==> flow/design.v <==
`timescale 1ns / 1ps
module dataReg #(parameter dataWidth=8)(
input i_clk,
input [dataWidth-1:0] i_data,
input i_data_valid,
output reg [dataWidth-1:0] o_data,
output reg o_data_valid
);
always @(posedge i_clk)
begin
    if(i_data_valid)
        o_data <= i_data;
    o_data_valid <= i_data_valid;
end
endmodule
`timescale 1ns / 1ps
module lineBuffer #(parameter dataWidth=8, imageWidth=512)(
input   i_clk,
input   [dataWidth-1:0] i_data,
input   i_data_valid,
output  [dataWidth-1:0] o_data,
output  o_data_valid
);
wire [dataWidth-1:0] w_data_out [imageWidth-1:0];
wire [imageWidth-1:0] w_data_valid;
assign o_data = w_data_out[imageWidth-1];
assign o_data_valid = w_data_valid[imageWidth-1];
generate
    genvar i;
    for(i=0;i<imageWidth;i=i+1)
    begin:loop
        if(i==0)
            dataReg #(.dataWidth(dataWidth))DR0(
                .i_clk(i_clk),
                .i_data(i_data),
                .i_data_valid(i_data_valid),
                .o_data(w_data_out[i]),
                .o_data_valid(w_data_valid[i])
            );
         else
            dataReg #(.dataWidth(dataWidth))DR(
                .i_clk(i_clk),
                .i_data(w_data_out[i-1]),
                .i_data_valid(i_data_valid),
                .o_data(w_data_out[i]),
                .o_data_valid(w_data_valid[i])
            );
    end
endgenerate
endmodule
`timescale 1ns / 1ps
module imageBuffer #(parameter dataWidth=1,kernelWidth=5,kernelHeight=5,imageWidth=256)(
input        i_clk,
input        i_rst,
input  [dataWidth-1:0] i_pixel_data,
input        i_pixel_data_valid,
output [kernelWidth*kernelHeight*dataWidth-1:0] o_data,
output       o_data_valid
);
integer counter;
integer outDataCounter;
reg data_valid_int;
always @(posedge i_clk)
if(i_rst)
begin
    counter <= 0;
    data_valid_int <= 1'b0;
end
else
begin
    if(i_pixel_data_valid & !data_valid_int)
        counter <= counter+1;
    else if(!i_pixel_data_valid & data_valid_int)
        counter <= counter-1;
    if(counter >= (((kernelHeight+1)/2)*imageWidth+(kernelWidth+1)/2))
        data_valid_int <= 1'b1;
    else
        data_valid_int <= 1'b0;
end
always @(posedge i_clk)
begin
    if(i_rst)
        outDataCounter <= 0;
    else if(outDataCounter==imageWidth-1 & data_valid_int)
        outDataCounter <= 0;
    else if(data_valid_int)
        outDataCounter <= outDataCounter+1;
end
assign o_data_valid = data_valid_int & (outDataCounter<imageWidth-kernelWidth+1);
wire [dataWidth-1:0] w_data_reg_out [kernelWidth*kernelHeight-1:0];
wire [kernelWidth*kernelHeight-1:0] w_data_reg_out_valid;
wire [dataWidth-1:0] line_buff_out [kernelHeight-2:0];
wire [kernelHeight-2:0] line_buff_out_valid;
generate
genvar i,j,k;
    for(i=kernelHeight-1;i>=0;i=i-1)
    begin:l1
        for(j=kernelWidth-1;j>=0;j=j-1)
        begin:l2
            for(k=0;k<dataWidth;k=k+1)
            begin:l3
                assign o_data[(kernelHeight-1-i)*kernelWidth*dataWidth+(kernelWidth-1-j)*dataWidth+k] = w_data_reg_out[i*kernelWidth+j][k];
            end
        end
    end
endgenerate
generate
    for(i=0;i<kernelHeight;i=i+1)
    begin:oloop
        for(j=0;j<kernelWidth;j=j+1)
        begin:iloop
            if(i==0&j==0)  
            begin
                dataReg #(.dataWidth(dataWidth))dR0(
                    .i_clk(i_clk),
                    .i_data(i_pixel_data),  
                    .i_data_valid(i_pixel_data_valid),
                    .o_data(w_data_reg_out[i*kernelWidth+j]),
                    .o_data_valid(w_data_reg_out_valid[i*kernelWidth+j])
                );
            end
            else if(j==0)  
            begin
                dataReg #(.dataWidth(dataWidth))dR1(
                    .i_clk(i_clk),
                    .i_data(line_buff_out[i-1]),  
                    .i_data_valid(i_pixel_data_valid),
                    .o_data(w_data_reg_out[i*kernelWidth+j]),
                    .o_data_valid(w_data_reg_out_valid[i*kernelWidth+j])
                );
            end
            else 
            begin
                dataReg #(.dataWidth(dataWidth))dR2(
                    .i_clk(i_clk),
                    .i_data(w_data_reg_out[i*kernelWidth+j-1]),  
                    .i_data_valid(i_pixel_data_valid),
                    .o_data(w_data_reg_out[i*kernelWidth+j]),
                    .o_data_valid(w_data_reg_out_valid[i*kernelWidth+j])
                );
            end
        end
    end
endgenerate
generate
    for(i=0;i<kernelHeight-1;i=i+1)
    begin:loop
        if(i==0)
        begin
            lineBuffer #(.dataWidth(dataWidth),.imageWidth(imageWidth-kernelWidth))lB0(
                .i_clk(i_clk),
                .i_data(w_data_reg_out[kernelWidth-1]),
                .i_data_valid(i_pixel_data_valid),
                .o_data(line_buff_out[i]),
                .o_data_valid(line_buff_out_valid[i])
            );
        end
        else
        begin
            lineBuffer #(.dataWidth(dataWidth),.imageWidth(imageWidth-kernelWidth))lB(
                .i_clk(i_clk),
                .i_data(w_data_reg_out[(i+1)*kernelWidth-1]),
                .i_data_valid(i_pixel_data_valid),
                .o_data(line_buff_out[i]),
                .o_data_valid(line_buff_out_valid[i])
            );        
        end
    end
endgenerate
endmodule
`timescale 1ns / 1ps
module imageBuffer2 #(parameter dataWidth=1,kernelWidth=2,kernelHeight=2,imageWidth=256)(
input        i_clk,
input        i_rst,
input  [dataWidth-1:0] i_pixel_data,
input        i_pixel_data_valid,
output [kernelWidth*kernelHeight*dataWidth-1:0] o_data,
output  reg  o_data_valid
);
integer counter;
always @(posedge i_clk)
if(i_rst)
begin
    counter <= 0;
    o_data_valid <= 1'b0;
end
else
begin
    if(i_pixel_data_valid & !o_data_valid)
        counter <= counter+1;
    else if(!i_pixel_data_valid & o_data_valid)
        counter <= counter-1;
    if(counter == (((kernelHeight)/2)*imageWidth+((kernelWidth)/2)) & i_pixel_data_valid)
        o_data_valid <= 1'b1;
    else if(counter > (((kernelHeight)/2)*imageWidth+(kernelWidth)/2))
        o_data_valid <= 1'b1;
    else
        o_data_valid <= 1'b0;
end
wire [dataWidth-1:0] w_data_reg_out [kernelWidth*kernelHeight-1:0];
wire [kernelWidth*kernelHeight-1:0] w_data_reg_out_valid;
wire [dataWidth-1:0] line_buff_out [kernelHeight-2:0];
wire [kernelHeight-2:0] line_buff_out_valid;
generate
genvar i,j,k;
    for(i=kernelHeight-1;i>=0;i=i-1)
    begin:l1
        for(j=kernelWidth-1;j>=0;j=j-1)
        begin:l2
            for(k=0;k<dataWidth;k=k+1)
            begin:l3
                assign o_data[(kernelHeight-1-i)*kernelWidth*dataWidth+(kernelWidth-1-j)*dataWidth+k] = w_data_reg_out[i*kernelWidth+j][k];
            end
        end
    end
endgenerate
generate
    for(i=0;i<kernelHeight;i=i+1)
    begin:oloop
        for(j=0;j<kernelWidth;j=j+1)
        begin:iloop
            if(i==0&j==0)  
            begin
                dataReg #(.dataWidth(dataWidth))dR0(
                    .i_clk(i_clk),
                    .i_data(i_pixel_data),  
                    .i_data_valid(i_pixel_data_valid),
                    .o_data(w_data_reg_out[i*kernelWidth+j]),
                    .o_data_valid(w_data_reg_out_valid[i*kernelWidth+j])
                );
            end
            else if(j==0)  
            begin
                dataReg #(.dataWidth(dataWidth))dR1(
                    .i_clk(i_clk),
                    .i_data(line_buff_out[i-1]),  
                    .i_data_valid(i_pixel_data_valid),
                    .o_data(w_data_reg_out[i*kernelWidth+j]),
                    .o_data_valid(w_data_reg_out_valid[i*kernelWidth+j])
                );
            end
            else 
            begin
                dataReg #(.dataWidth(dataWidth))dR2(
                    .i_clk(i_clk),
                    .i_data(w_data_reg_out[i*kernelWidth+j-1]),  
                    .i_data_valid(i_pixel_data_valid),
                    .o_data(w_data_reg_out[i*kernelWidth+j]),
                    .o_data_valid(w_data_reg_out_valid[i*kernelWidth+j])
                );
            end
        end
    end
endgenerate
generate
    for(i=0;i<kernelHeight-1;i=i+1)
    begin:loop
        if(i==0)
        begin
            lineBuffer #(.dataWidth(dataWidth),.imageWidth(imageWidth))lB0(
                .i_clk(i_clk),
                .i_data(i_pixel_data),
                .i_data_valid(i_pixel_data_valid),
                .o_data(line_buff_out[i]),
                .o_data_valid(line_buff_out_valid[i])
            );
        end
        else
        begin
            lineBuffer #(.dataWidth(dataWidth),.imageWidth(imageWidth))lB(
                .i_clk(i_clk),
                .i_data(line_buff_out[i-1]),
                .i_data_valid(i_pixel_data_valid),
                .o_data(line_buff_out[i]),
                .o_data_valid(line_buff_out_valid[i])
            );        
        end
    end
endgenerate
endmodule
`timescale 1ns / 1ps
module Convolution #(parameter ConvData=1)(
input i_clk,
input i_rst,
input i_data_valid,
input [71:0]i_data,
output reg o_data_valid,
output reg [23:0]o_data
    );
  integer i;
  reg [23:0] sum,mul;reg [23:0] BiasAdd,x;
  function [15:0] coeff;
    input integer n;
    case(n)
        0: coeff = 16'b1001011101000;
        1: coeff = 16'b1010001110000;
        2: coeff = 16'b111011010110;
        3: coeff = 16'b1100100101010;
        4: coeff = 16'b11111100;
        5: coeff = 16'b1001001111111;
        6: coeff = 16'b1100011011100;
        7: coeff = 16'b110010000000;
        8: coeff = 16'b1010010110010;
        9: coeff = 16'b1110111110101011;
        10: coeff = 16'b11100110000;
        11: coeff = 16'b1111011100111111;
        12: coeff = 16'b10101010010;
        13: coeff = 16'b1100100101011;
        14: coeff = 16'b101100111100;
        15: coeff = 16'b100001010000;
        16: coeff = 16'b111101000111;
        17: coeff = 16'b110011011000;
        18: coeff = 16'b1000100101000;
        19: coeff = 16'b10110111;
        20: coeff = 16'b1101011111000110;
        21: coeff = 16'b1001001010110;
        22: coeff = 16'b101110100001;
        23: coeff = 16'b1101101111101010;
        24: coeff = 16'b111001110000;
        25: coeff = 16'b1001111001100;
        26: coeff = 16'b1101111001111011;
        default: coeff = 16'b0;
    endcase
  endfunction
  function [23:0] bias;
    input integer n;
    case(n)
        0: bias = 24'b1011000100;
        1: bias = 24'b111111111011001001000010;
        2: bias = 24'b101000010000101;
        default: bias = 24'b0;
    endcase
  endfunction
wire [23:0] b_sel = bias(ConvData-1);
always@(posedge i_clk)
o_data_valid <= i_rst ? 1'b0 : i_data_valid;
always@(posedge i_clk)
begin
 sum = 0;x=0;
    for(i=9*(ConvData-1);i<(9*ConvData);i=i+1)
    begin
        mul = $signed(i_data[(i-(9*(ConvData-1)))*8+:8])*$signed(coeff(i));
        x=$signed(x)+$signed(mul);             
    end
    sum =  $signed(x);
    BiasAdd <= $signed(sum) + $signed(b_sel); 
         if(!b_sel[23] &!sum[23] & BiasAdd[23])  
               begin
                   o_data[23] <= 1'b0;
                   o_data[22:0] <= {23{1'b1}};
               end
           else if(b_sel[23] & sum[23] &  !BiasAdd[23])  
               begin
                   o_data[23] <= 1'b1;
                   o_data[22:0] <= {23{1'b0}};
               end
           else
                   o_data <= BiasAdd;
 end 
endmodule
`timescale 1ns / 1ps
module ReLu  #(parameter dataWidth=16,weightIntWidth=4) (
    input           clk,
    input           rst,
    input   [2*dataWidth-1:0]   ReLu_Input,
    input relu_data_valid_In,
    output reg relu_data_valid_Out,
    output  reg [dataWidth+3:0]  out
);
always @(posedge clk)
begin
    relu_data_valid_Out <= rst ? 1'b0 : relu_data_valid_In;
    if($signed(ReLu_Input) >= 0)
    begin
        if(|ReLu_Input[2*dataWidth-1-:weightIntWidth+1])  
            out <= {1'b0,{(dataWidth+3){1'b1}}};  
        else
            out <= ReLu_Input[2*dataWidth-2-weightIntWidth-:dataWidth+4];
    end
    else 
        out <= 0;      
end
endmodule
`timescale 1ns / 1ps
module maxpoolLogic #(parameter imageWidth=256)(
input   i_clk,
input   i_reset_n,
input   i_data_valid,
output o_data_valid
    );
 reg count;
 integer pixelCounter;
 assign o_data_valid = (i_data_valid && (pixelCounter<26) && count);
 always @(posedge i_clk)
 if(!i_reset_n)
 begin
    pixelCounter <= 0;
    count <= 1'b0;
 end
 else
 begin
    if(i_data_valid && pixelCounter == (2*imageWidth-1))
        pixelCounter <= 0;
    else if(i_data_valid) begin
        pixelCounter <= pixelCounter + 1;
    end
    if(i_data_valid)
        count <= ~count;
 end
 endmodule
`timescale 1ns / 1ps
module maxPooler(
    input   i_clk,
    input   i_rst,
    input[63:0] i_data_MP,
    input i_data_valid_MP,
    output reg [15:0] out_data_MP,
    output out_data_valid
    );
    integer i;
    reg [15:0] largest;
    always @(posedge i_clk) begin
        if(i_data_valid_MP)begin
            largest = i_data_MP[15:0];
            for(i=0;i<4;i=i+1)
            begin
                if(i_data_MP[16*i +: 16] > largest)
                    largest = i_data_MP[i*16+:16];
            end
            out_data_MP <= largest;
        end
    end
 maxpoolLogic  #(.imageWidth(26)) MDL(
    .i_clk(i_clk),
    .i_reset_n(!i_rst),
    .i_data_valid(i_data_valid_MP),
    .o_data_valid(out_data_valid)
 );
endmodule
`timescale 1ns / 1ps
module Conv_ReLu_MaxPool #(parameter ConvKernel=1)
                           (input[71:0] inputData,
                           input inputValid,
                           input clk,
                           input rst,
                           output[15:0] MP_Out,
                           output MPOut_valid
    );
    wire out_data_valid;
    wire[71:0] out_data;
    wire data_conv_valid;
    wire[23:0] conv_data;
    wire relu_data_valid_Out;
    wire[15:0]relu_out;
    wire[63:0] Out;
    wire Out_valid;
    Convolution #(.ConvData(ConvKernel))conv (
    .i_clk(clk),
    .i_rst(rst),
    .i_data_valid(inputValid),
    .i_data(inputData),
    .o_data_valid(data_conv_valid),
    .o_data(conv_data)
        );
    ReLu  #(.dataWidth(12),.weightIntWidth(0)) ReLu 
        (.clk(clk), .rst(rst),
        .ReLu_Input(conv_data),
        .relu_data_valid_In(data_conv_valid),
        .relu_data_valid_Out(relu_data_valid_Out),
        .out(relu_out));
     imageBuffer2 #(.dataWidth(16),.kernelWidth(2),.kernelHeight(2),.imageWidth(26)) IB2 (
               . i_clk(clk),
               .i_rst(rst),
               .i_pixel_data(relu_out),
               .i_pixel_data_valid(relu_data_valid_Out),
               .o_data(Out), 
               .o_data_valid(Out_valid) 
             );
      maxPooler MP(
                 .i_clk(clk),
                 .i_rst(rst),
                 .i_data_MP(Out),
                 .i_data_valid_MP(Out_valid),
                 .out_data_MP(MP_Out),
                 .out_data_valid(MPOut_valid)
                 );
endmodule
`timescale 1ns / 1ps
module cnn_layer1 (
    input         clk,
    input         rst,
    input  [7:0]  pix_in,
    input         pix_valid,
    output [15:0] mp_out0,
    output        mp_valid0,
    output [15:0] mp_out1,
    output        mp_valid1,
    output [15:0] mp_out2,
    output        mp_valid2
);
    wire [71:0] win_data;
    wire        win_valid;
    imageBuffer #(.dataWidth(8),.kernelWidth(3),.kernelHeight(3),.imageWidth(28)) IB (
        .i_clk(clk),
        .i_rst(rst),
        .i_pixel_data(pix_in),
        .i_pixel_data_valid(pix_valid),
        .o_data(win_data),
        .o_data_valid(win_valid)
    );
    Conv_ReLu_MaxPool #(.ConvKernel(1)) CRM1 (
        .inputData(win_data), .inputValid(win_valid), .clk(clk), .rst(rst),
        .MP_Out(mp_out0), .MPOut_valid(mp_valid0));
    Conv_ReLu_MaxPool #(.ConvKernel(2)) CRM2 (
        .inputData(win_data), .inputValid(win_valid), .clk(clk), .rst(rst),
        .MP_Out(mp_out1), .MPOut_valid(mp_valid1));
    Conv_ReLu_MaxPool #(.ConvKernel(3)) CRM3 (
        .inputData(win_data), .inputValid(win_valid), .clk(clk), .rst(rst),
        .MP_Out(mp_out2), .MPOut_valid(mp_valid2));
endmodule
Appendix: tool output

== Tool chain data of cnn_layer1 ==
Each step is given for the RTL above and for the edited RTL.
Lines under "original" count in the file above, lines under "edited" in the edited file.
"difference" is "edited" less "original", of the values as shown; "rel. change" is that difference over "original", in percent.
Operators carry their Yosys type and port widths (W data, S select, Z words).
Not given: -
Design
  design top: cnn_layer1
  clock: clk
  standard-cell library: sky130hd
  timing corner: tt_025C_1v80

== Diff ==
The edit as a unified diff against the file above.
The edited RTL no longer does the same as the RTL above: the edit was made by script, with no optimisation intended.
begin of diff
@@ -370,5 +370,4 @@
 always @(posedge clk)
 begin
-    relu_data_valid_Out <= rst ? 1'b0 : relu_data_valid_In;
     if($signed(ReLu_Input) >= 0)
     begin
@@ -381,4 +380,5 @@
         out <= 0;      
 end
+always @(*) relu_data_valid_Out = rst ? 1'b0 : relu_data_valid_In;
 endmodule
 `timescale 1ns / 1ps
end of diff

== Elaborated design ==
Counts by Yosys on the flattened word-level netlist (proc, flatten, opt, wreduce). Print and check cells are left out. Cells with the same type and inputs are merged into one.
Bit counts
  cells after elaboration: original 357, edited 357, difference 0, rel. change 0.00%
  register bits: original 2321, edited 2320, difference -1, rel. change -0.04%
  bits of input ports: original 11, edited 11, difference 0, rel. change 0.00%
Cells by class
  bitwise operators: original 22, edited 22, difference 0, rel. change 0.00%
  multiply operators: original 27, edited 27, difference 0, rel. change 0.00%
  eq/ne operators: original 7, edited 7, difference 0, rel. change 0.00%
  mux-type cells: original 36, edited 37, difference +1, rel. change +2.78%
  $add $sub $neg: original 39, edited 39, difference 0, rel. change 0.00%
  reductions and logical operators: original 29, edited 29, difference 0, rel. change 0.00%
  magnitude comparators: original 20, edited 20, difference 0, rel. change 0.00%
Operator list
  $mux W1: original 7, edited 8, difference +1, rel. change +14.29%
Unchanged operator kinds not shown: 40.

== Depth ==
Yosys ltp: most cells in a row. Word level: on the elaborated netlist, between registers, memories and ports. Mapped: between sequential cells and ports; inverters and the memories' decode and read muxes count.
Depth
  depth after elaboration: original 11, edited 11, difference 0, rel. change 0.00%
  ABC_AREA: original 0, edited 0
  mapped depth: original 46, edited 47, difference +1, rel. change +2.17%

== After synthesis ==
Yosys stat after the flow's synthesis: flattened, memories mapped to cells. It holds for the ABC_AREA given above (unset counts as 0); a run with the other value may have another netlist.
Cells by type
  sky130_fd_sc_hd__mux2i_1: original 129, edited 67, difference -62, rel. change -48.06%
  sky130_fd_sc_hd__nand3_1: original 107, edited 159, difference +52, rel. change +48.60%
  sky130_fd_sc_hd__nor3_1: original 101, edited 152, difference +51, rel. change +50.50%
  sky130_fd_sc_hd__a21oi_1: original 413, edited 373, difference -40, rel. change -9.69%
  sky130_fd_sc_hd__and2_1: original 18, edited 56, difference +38, rel. change +211.11%
  sky130_fd_sc_hd__mux2_2: original 54, edited 22, difference -32, rel. change -59.26%
  sky130_fd_sc_hd__xor2_1: original 229, edited 199, difference -30, rel. change -13.10%
  sky130_fd_sc_hd__clkbuf_1: original 66, edited 96, difference +30, rel. change +45.45%
  sky130_fd_sc_hd__o21a_1: original 64, edited 92, difference +28, rel. change +43.75%
  sky130_fd_sc_hd__o211ai_1: original 26, edited 53, difference +27, rel. change +103.85%
  sky130_fd_sc_hd__nand2b_1: original 60, edited 86, difference +26, rel. change +43.33%
  sky130_fd_sc_hd__or2_2: original 53, edited 30, difference -23, rel. change -43.40%
  sky130_fd_sc_hd__nor2_1: original 550, edited 572, difference +22, rel. change +4.00%
  sky130_fd_sc_hd__a22oi_1: original 3, edited 25, difference +22, rel. change +733.33%
  sky130_fd_sc_hd__o21ai_0: original 197, edited 218, difference +21, rel. change +10.66%
  sky130_fd_sc_hd__a21o_1: original 136, edited 156, difference +20, rel. change +14.71%
  sky130_fd_sc_hd__xnor2_1: original 346, edited 365, difference +19, rel. change +5.49%
  sky130_fd_sc_hd__nand4_1: original 83, edited 102, difference +19, rel. change +22.89%
Unchanged cell types not shown: 9.
Not every row of either side is listed.
Synthesis totals
  cell count: original 10521, edited 10717, difference +196, rel. change +1.86%
  buffer cells: original 95, edited 125, difference +30, rel. change +31.58%
  chip area (Yosys) (um2): original 135615.1, edited 136492.2, difference +877.1, rel. change +0.65%
  flip-flops: original 2279, edited 2278, difference -1, rel. change -0.04%
  sequential area (um2): original 64281.7, edited 64261.6, difference -20.1, rel. change -0.03%
By module: a second synthesis without flattening, with its own total; a netlist apart from the flattened one above.
Second synthesis, totals
  cell total of the unflattened synthesis: original 11829, edited 11851, difference +22, rel. change +0.19%
  area total of the unflattened synthesis (um2): original 150150.3, edited 150145.3, difference -5.0, rel. change 0.00%
Each row is one instance without its submodules.
Modules, original
  dataReg #(dataWidth=16): instances 90, area 500.5 um2, cells 17
  Convolution #(ConvData=3): instances 1, area 21750.9 um2, cells 2255
  Convolution #(ConvData=2): instances 1, area 20103.0 um2, cells 2003
  Convolution #(ConvData=1): instances 1, area 19802.7 um2, cells 2138
  dataReg #(dataWidth=8): instances 59, area 260.2 um2, cells 9
  maxPooler: instances 3, area 2910.3 um2, cells 345
  imageBuffer2: instances 3, area 2829.0 um2, cells 360
  maxpoolLogic #(imageWidth=26): instances 3, area 1696.6 um2, cells 199
  imageBuffer: instances 1, area 4316.6 um2, cells 555
  ReLu: instances 3, area 490.5 um2, cells 35
  lineBuffer: instances 3, area 0.0 um2, cells 0
  lineBuffer: instances 2, area 0.0 um2, cells 0
  Conv_ReLu_MaxPool #(ConvKernel=1): instances 1, area 0.0 um2, cells 0
  Conv_ReLu_MaxPool #(ConvKernel=2): instances 1, area 0.0 um2, cells 0
original: Further modules, not shown: 2.
Modules, edited
  dataReg #(dataWidth=16): instances 90, area 500.5 um2, cells 17
  Convolution #(ConvData=3): instances 1, area 21750.9 um2, cells 2255
  Convolution #(ConvData=2): instances 1, area 20158.1 um2, cells 2028
  Convolution #(ConvData=1): instances 1, area 19802.7 um2, cells 2138
  dataReg #(dataWidth=8): instances 59, area 260.2 um2, cells 9
  maxPooler: instances 3, area 2910.3 um2, cells 345
  imageBuffer2: instances 3, area 2829.0 um2, cells 360
  maxpoolLogic #(imageWidth=26): instances 3, area 1696.6 um2, cells 199
  imageBuffer: instances 1, area 4316.6 um2, cells 555
  ReLu: instances 3, area 470.5 um2, cells 34
  lineBuffer: instances 3, area 0.0 um2, cells 0
  lineBuffer: instances 2, area 0.0 um2, cells 0
  Conv_ReLu_MaxPool #(ConvKernel=1): instances 1, area 0.0 um2, cells 0
  Conv_ReLu_MaxPool #(ConvKernel=2): instances 1, area 0.0 um2, cells 0
edited: Further modules, not shown: 2.

== Path before layout ==
Path of least setup slack by OpenSTA after synthesis, without wires, with an ideal clock, recovery checks aside; 20% of the period is set as input and as output delay. Where synthesis merged equal registers, the netlist keeps one of their names.
Path after synthesis
  kind: original flip-flop to flip-flop, edited input port to flip-flop
  start: original register CRM2.ReLu.relu_data_valid_Out, edited input rst
  end: original register CRM2.IB2.counter[31], edited register CRM3.IB2.counter[30]
  arrival time (ns): original 36.513, edited 71.303, difference +34.790, rel. change +95.28%
  period (ns): original 14.0, edited 14.0, difference 0.0, rel. change 0.00%
  path buffers: original 0, edited 2, difference +2
  setup time (ns): original 0.128, edited 0.137, difference +0.009
  data required time (ns): original 13.872, edited 13.863, difference -0.009, rel. change -0.06%
  stages on the path: original 14, edited 16, difference +2, rel. change +14.29%
  path delay (ns): original 36.641, edited 68.640, difference +31.999, rel. change +87.33%
  path slack (ns): original -22.640, edited -57.440, difference -34.800
  period reached after synthesis (ns): original 36.64, edited 71.44, difference +34.80, rel. change +94.98%
"path delay" = arrival - input delay + setup time.
"stages on the path" counts driving pins, that of a launching flip-flop among them; a cell with two outputs on the path counts twice.
"period reached after synthesis" = period - worst setup slack (recovery checks aside). The figure is calculated, with input and output delays left at 20% of the set period.
Between the ends stands the longest chain of elaborated cells between them, by number of cells; it is not shown to be the way that was timed. Of several equally long chains one is given.
A line is the first line of the expression or statement that the cell stems from. Yosys adds cells for indexed reads and writes and turns some case tables into memories.
A register here has more assigning lines than the two given.
On the way, after synthesis, original
  cell sequence: sky130_fd_sc_hd__dfxtp_1 > sky130_fd_sc_hd__ha_1 > sky130_fd_sc_hd__inv_1 > sky130_fd_sc_hd__ha_1 > sky130_fd_sc_hd__or3_1 > sky130_fd_sc_hd__o221a_2 > sky130_fd_sc_hd__o31a_1 > sky130_fd_sc_hd__a31oi_1 > sky130_fd_sc_hd__o41a_1 > sky130_fd_sc_hd__a21oi_1 > sky130_fd_sc_hd__a41oi_1 > sky130_fd_sc_hd__mux2_2 > sky130_fd_sc_hd__xnor2_1 > sky130_fd_sc_hd__nor2_1
  length of the longest elaborated chain: 4
Ends and longest elaborated chain, after synthesis, original
  from (decl): RTL line 367  | output reg relu_data_valid_Out,
  from (assign): RTL line 372  | relu_data_valid_Out <= rst ? 1'b0 : relu_data_valid_In;
  $logic_not A1 Y1: RTL line 191  | else if(!i_pixel_data_valid & o_data_valid)
  $and A1 B1 Y1: RTL line 191
  $mux W32: RTL line 191
  $mux W32: RTL line 189  | if(i_pixel_data_valid & !o_data_valid)
  to (assign): RTL line 190  | counter <= counter+1;
  to (assign): RTL line 192  | counter <= counter-1;
  to (decl): RTL line 180  | integer counter;
On the way, after synthesis, edited
  cell sequence: sky130_fd_sc_hd__clkbuf_1 > sky130_fd_sc_hd__clkbuf_1 > sky130_fd_sc_hd__nor2b_1 > sky130_fd_sc_hd__ha_1 > sky130_fd_sc_hd__inv_1 > sky130_fd_sc_hd__ha_1 > sky130_fd_sc_hd__or3_1 > sky130_fd_sc_hd__or3_1 > sky130_fd_sc_hd__o21ai_0 > sky130_fd_sc_hd__nand3b_1 > sky130_fd_sc_hd__a21oi_1 > sky130_fd_sc_hd__o41ai_1 > sky130_fd_sc_hd__o21ai_1 > sky130_fd_sc_hd__a21oi_2 > sky130_fd_sc_hd__o21a_1 > sky130_fd_sc_hd__o221ai_1
  length of the longest elaborated chain: 5
Ends and longest elaborated chain, after synthesis, edited
  from (decl): RTL line 491  | input         rst,
  $mux W1: RTL line 382  | always @(*) relu_data_valid_Out = rst ? 1'b0 : relu_data_valid_In;
  $logic_not A1 Y1: RTL line 191  | else if(!i_pixel_data_valid & o_data_valid)
  $and A1 B1 Y1: RTL line 191
  $mux W32: RTL line 191
  $mux W32: RTL line 189  | if(i_pixel_data_valid & !o_data_valid)
  to (assign): RTL line 190  | counter <= counter+1;
  to (assign): RTL line 192  | counter <= counter-1;
  to (decl): RTL line 180  | integer counter;
Some nets on the timed path still bear RTL names; the line given drives or declares the net.
Nets with RTL names, path after synthesis, edited (RTL line)
  CRM1.IB2.i_pixel_data_valid: 382

== Timing after layout ==
From the final timing report of each run of pair 1: the path of least setup slack in the routed layout; clock arrival at registers is part of the times.
Path after layout
  kind: original flip-flop to flip-flop, edited flip-flop to flip-flop
  start: original register IB.oloop[1].iloop[0].genblk1.genblk1.dR1.o_data[3], edited register IB.oloop[1].iloop[0].genblk1.genblk1.dR1.o_data[2]
  end: original register CRM2.conv.o_data[8], edited register CRM2.conv.o_data[10]
  period (ns): original 14.0, edited 14.0, difference 0.0, rel. change 0.00%
  path slack (ns): original 1.52, edited 1.70, difference +0.18
  arrival time (ns): original 13.23, edited 13.16, difference -0.07, rel. change -0.53%
  data required time (ns): original 14.75, edited 14.86, difference +0.11, rel. change +0.75%
  setup time (ns): original 0.10, edited 0.06, difference -0.04
  stages on the path: original 43, edited 45, difference +2, rel. change +4.65%
  path buffers: original 0, edited 1, difference +1
Between the ends stands the longest chain of elaborated cells between them, by number of cells; it is not shown to be the way that was timed. Of several equally long chains one is given.
A register here has more assigning lines than the two given.
On the way, after layout, original
  cell sequence: sky130_fd_sc_hd__edfxtp_1 > sky130_fd_sc_hd__ha_1 > sky130_fd_sc_hd__inv_1 > sky130_fd_sc_hd__fa_1 > sky130_fd_sc_hd__inv_1 > sky130_fd_sc_hd__ha_1 > sky130_fd_sc_hd__inv_1 > sky130_fd_sc_hd__fa_1 > sky130_fd_sc_hd__inv_1 > sky130_fd_sc_hd__ha_1 > sky130_fd_sc_hd__inv_1 > sky130_fd_sc_hd__fa_1 > sky130_fd_sc_hd__nor2b_1 > sky130_fd_sc_hd__o21ai_0 > sky130_fd_sc_hd__a21boi_0 > sky130_fd_sc_hd__o21ai_0 > sky130_fd_sc_hd__a21boi_0 > sky130_fd_sc_hd__o21ai_0 > [... 7 more ...] > sky130_fd_sc_hd__fa_1 > sky130_fd_sc_hd__inv_1 > sky130_fd_sc_hd__fa_1 > sky130_fd_sc_hd__inv_1 > sky130_fd_sc_hd__fa_1 > sky130_fd_sc_hd__fa_1 > sky130_fd_sc_hd__fa_1 > sky130_fd_sc_hd__inv_1 > sky130_fd_sc_hd__fa_1 > sky130_fd_sc_hd__ha_1 > sky130_fd_sc_hd__nand4_1 > sky130_fd_sc_hd__nor4_1 > sky130_fd_sc_hd__o31ai_1 > sky130_fd_sc_hd__o21bai_1 > sky130_fd_sc_hd__a21oi_1 > sky130_fd_sc_hd__xnor2_1 > sky130_fd_sc_hd__and2b_1 > sky130_fd_sc_hd__and2b_1
  length of the longest elaborated chain: 6
Ends and longest elaborated chain, after layout, original
  from (decl): RTL line 6  | output reg [dataWidth-1:0] o_data,
  from (assign): RTL line 12  | o_data <= i_data;
  $mul A8 B11 Y19: RTL line 342  | mul = $signed(i_data[(i-(9*(ConvData-1)))*8+:8])*$signed(coeff(i));
  $add A24 B21 Y24 x4: RTL line 343  | x=$signed(x)+$signed(mul);
  $and A1 B1 Y1: RTL line 352  | else if(b_sel[23] & sum[23] &  !BiasAdd[23])
  to (assign): RTL line 350  | o_data[22:0] <= {23{1'b1}};
  to (assign): RTL line 358  | o_data <= BiasAdd;
  to (decl): RTL line 288  | output reg [23:0]o_data
On the way, after layout, edited
  cell sequence: sky130_fd_sc_hd__edfxtp_1 > sky130_fd_sc_hd__ha_1 > sky130_fd_sc_hd__inv_1 > sky130_fd_sc_hd__fa_1 > sky130_fd_sc_hd__inv_1 > sky130_fd_sc_hd__ha_1 > sky130_fd_sc_hd__inv_1 > sky130_fd_sc_hd__fa_1 > sky130_fd_sc_hd__inv_1 > sky130_fd_sc_hd__ha_1 > sky130_fd_sc_hd__inv_1 > sky130_fd_sc_hd__fa_1 > sky130_fd_sc_hd__nor2b_1 > sky130_fd_sc_hd__o21ai_0 > sky130_fd_sc_hd__a21boi_0 > sky130_fd_sc_hd__o21ai_0 > sky130_fd_sc_hd__a21boi_0 > sky130_fd_sc_hd__o21ai_0 > [... 9 more ...] > sky130_fd_sc_hd__inv_1 > sky130_fd_sc_hd__fa_1 > sky130_fd_sc_hd__fa_1 > sky130_fd_sc_hd__fa_1 > sky130_fd_sc_hd__inv_1 > sky130_fd_sc_hd__fa_1 > sky130_fd_sc_hd__fa_1 > sky130_fd_sc_hd__inv_1 > sky130_fd_sc_hd__ha_1 > sky130_fd_sc_hd__o21ai_0 > sky130_fd_sc_hd__o21ba_2 > sky130_fd_sc_hd__nor3_1 > sky130_fd_sc_hd__o31a_1 > sky130_fd_sc_hd__o21ai_2 > sky130_fd_sc_hd__a2111o_1 > sky130_fd_sc_hd__o211ai_2 > sky130_fd_sc_hd__or2_1 > sky130_fd_sc_hd__and2_1
  length of the longest elaborated chain: 6
Ends and longest elaborated chain, after layout, edited
  from (decl): RTL line 6  | output reg [dataWidth-1:0] o_data,
  from (assign): RTL line 12  | o_data <= i_data;
  $mul A8 B11 Y19: RTL line 342  | mul = $signed(i_data[(i-(9*(ConvData-1)))*8+:8])*$signed(coeff(i));
  $add A24 B21 Y24 x4: RTL line 343  | x=$signed(x)+$signed(mul);
  $and A1 B1 Y1: RTL line 352  | else if(b_sel[23] & sum[23] &  !BiasAdd[23])
  to (assign): RTL line 350  | o_data[22:0] <= {23{1'b1}};
  to (assign): RTL line 358  | o_data <= BiasAdd;
  to (decl): RTL line 288  | output reg [23:0]o_data

== Layout results ==
Runs of the flow (Yosys, OpenROAD) on both versions; the two runs of a pair have the same settings. The constraints put input and output delay at 20% of the set period each and load the outputs with 0.01 pF.
Flow settings, pair 1
  CORE_UTILIZATION: 40
  PLACE_DENSITY: 0.6
  period_ns: 14.0
  CAP_MARGIN: 20
  CORE_MARGIN: 2
  SLEW_MARGIN: 20
Results, pair 1
  standard-cell area after routing (um2): original 150312.0, edited 151617.0, difference +1305.0, rel. change +0.87%
  cell area after synthesis (um2): original 135615.1, edited 136492.2, difference +877.1, rel. change +0.65%
  post-route setup TNS (ns): original 0.000, edited 0.000, difference 0.000
  smallest hold slack (ns): original 0.329, edited 0.335, difference +0.006
  final design utilization (%): original 44.6, edited 44.6, difference 0.0
  lowest setup slack (ns): original 1.519, edited 1.702, difference +0.183
  clock period achieved (ns): original 12.481, edited 12.298, difference -0.183, rel. change -1.47%
  die footprint (um2): original 343713.0, edited 345920.0, difference +2207.0, rel. change +0.64%
Flow settings, pair 2
  CELL_PAD_IN_SITES_DETAIL_PLACEMENT: 0
  CORE_UTILIZATION: 60
  PLACE_DENSITY: 0.75
  SETUP_SLACK_MARGIN: 0.76
  period_ns: 20.2
  CAP_MARGIN: 20
  CORE_MARGIN: 2
  SLEW_MARGIN: 20
Results, pair 2
  standard-cell area after routing (um2): original 148275.0, edited 149376.0, difference +1101.0, rel. change +0.74%
  cell area after synthesis (um2): original 135615.1, edited 136492.2, difference +877.1, rel. change +0.65%
  post-route setup TNS (ns): original 0.000, edited 0.000, difference 0.000
  smallest hold slack (ns): original 0.336, edited 0.375, difference +0.039
  final design utilization (%): original 66.0, edited 65.8, difference -0.2
  lowest setup slack (ns): original 7.488, edited 7.808, difference +0.320
  clock period achieved (ns): original 12.712, edited 12.392, difference -0.320, rel. change -2.52%
  die footprint (um2): original 229844.0, edited 231318.0, difference +1474.0, rel. change +0.64%
"clock period achieved": clock period set for the run, less the worst setup slack. It is reckoned from that one timing run; input and output delays stay at 20% of the period that was set.
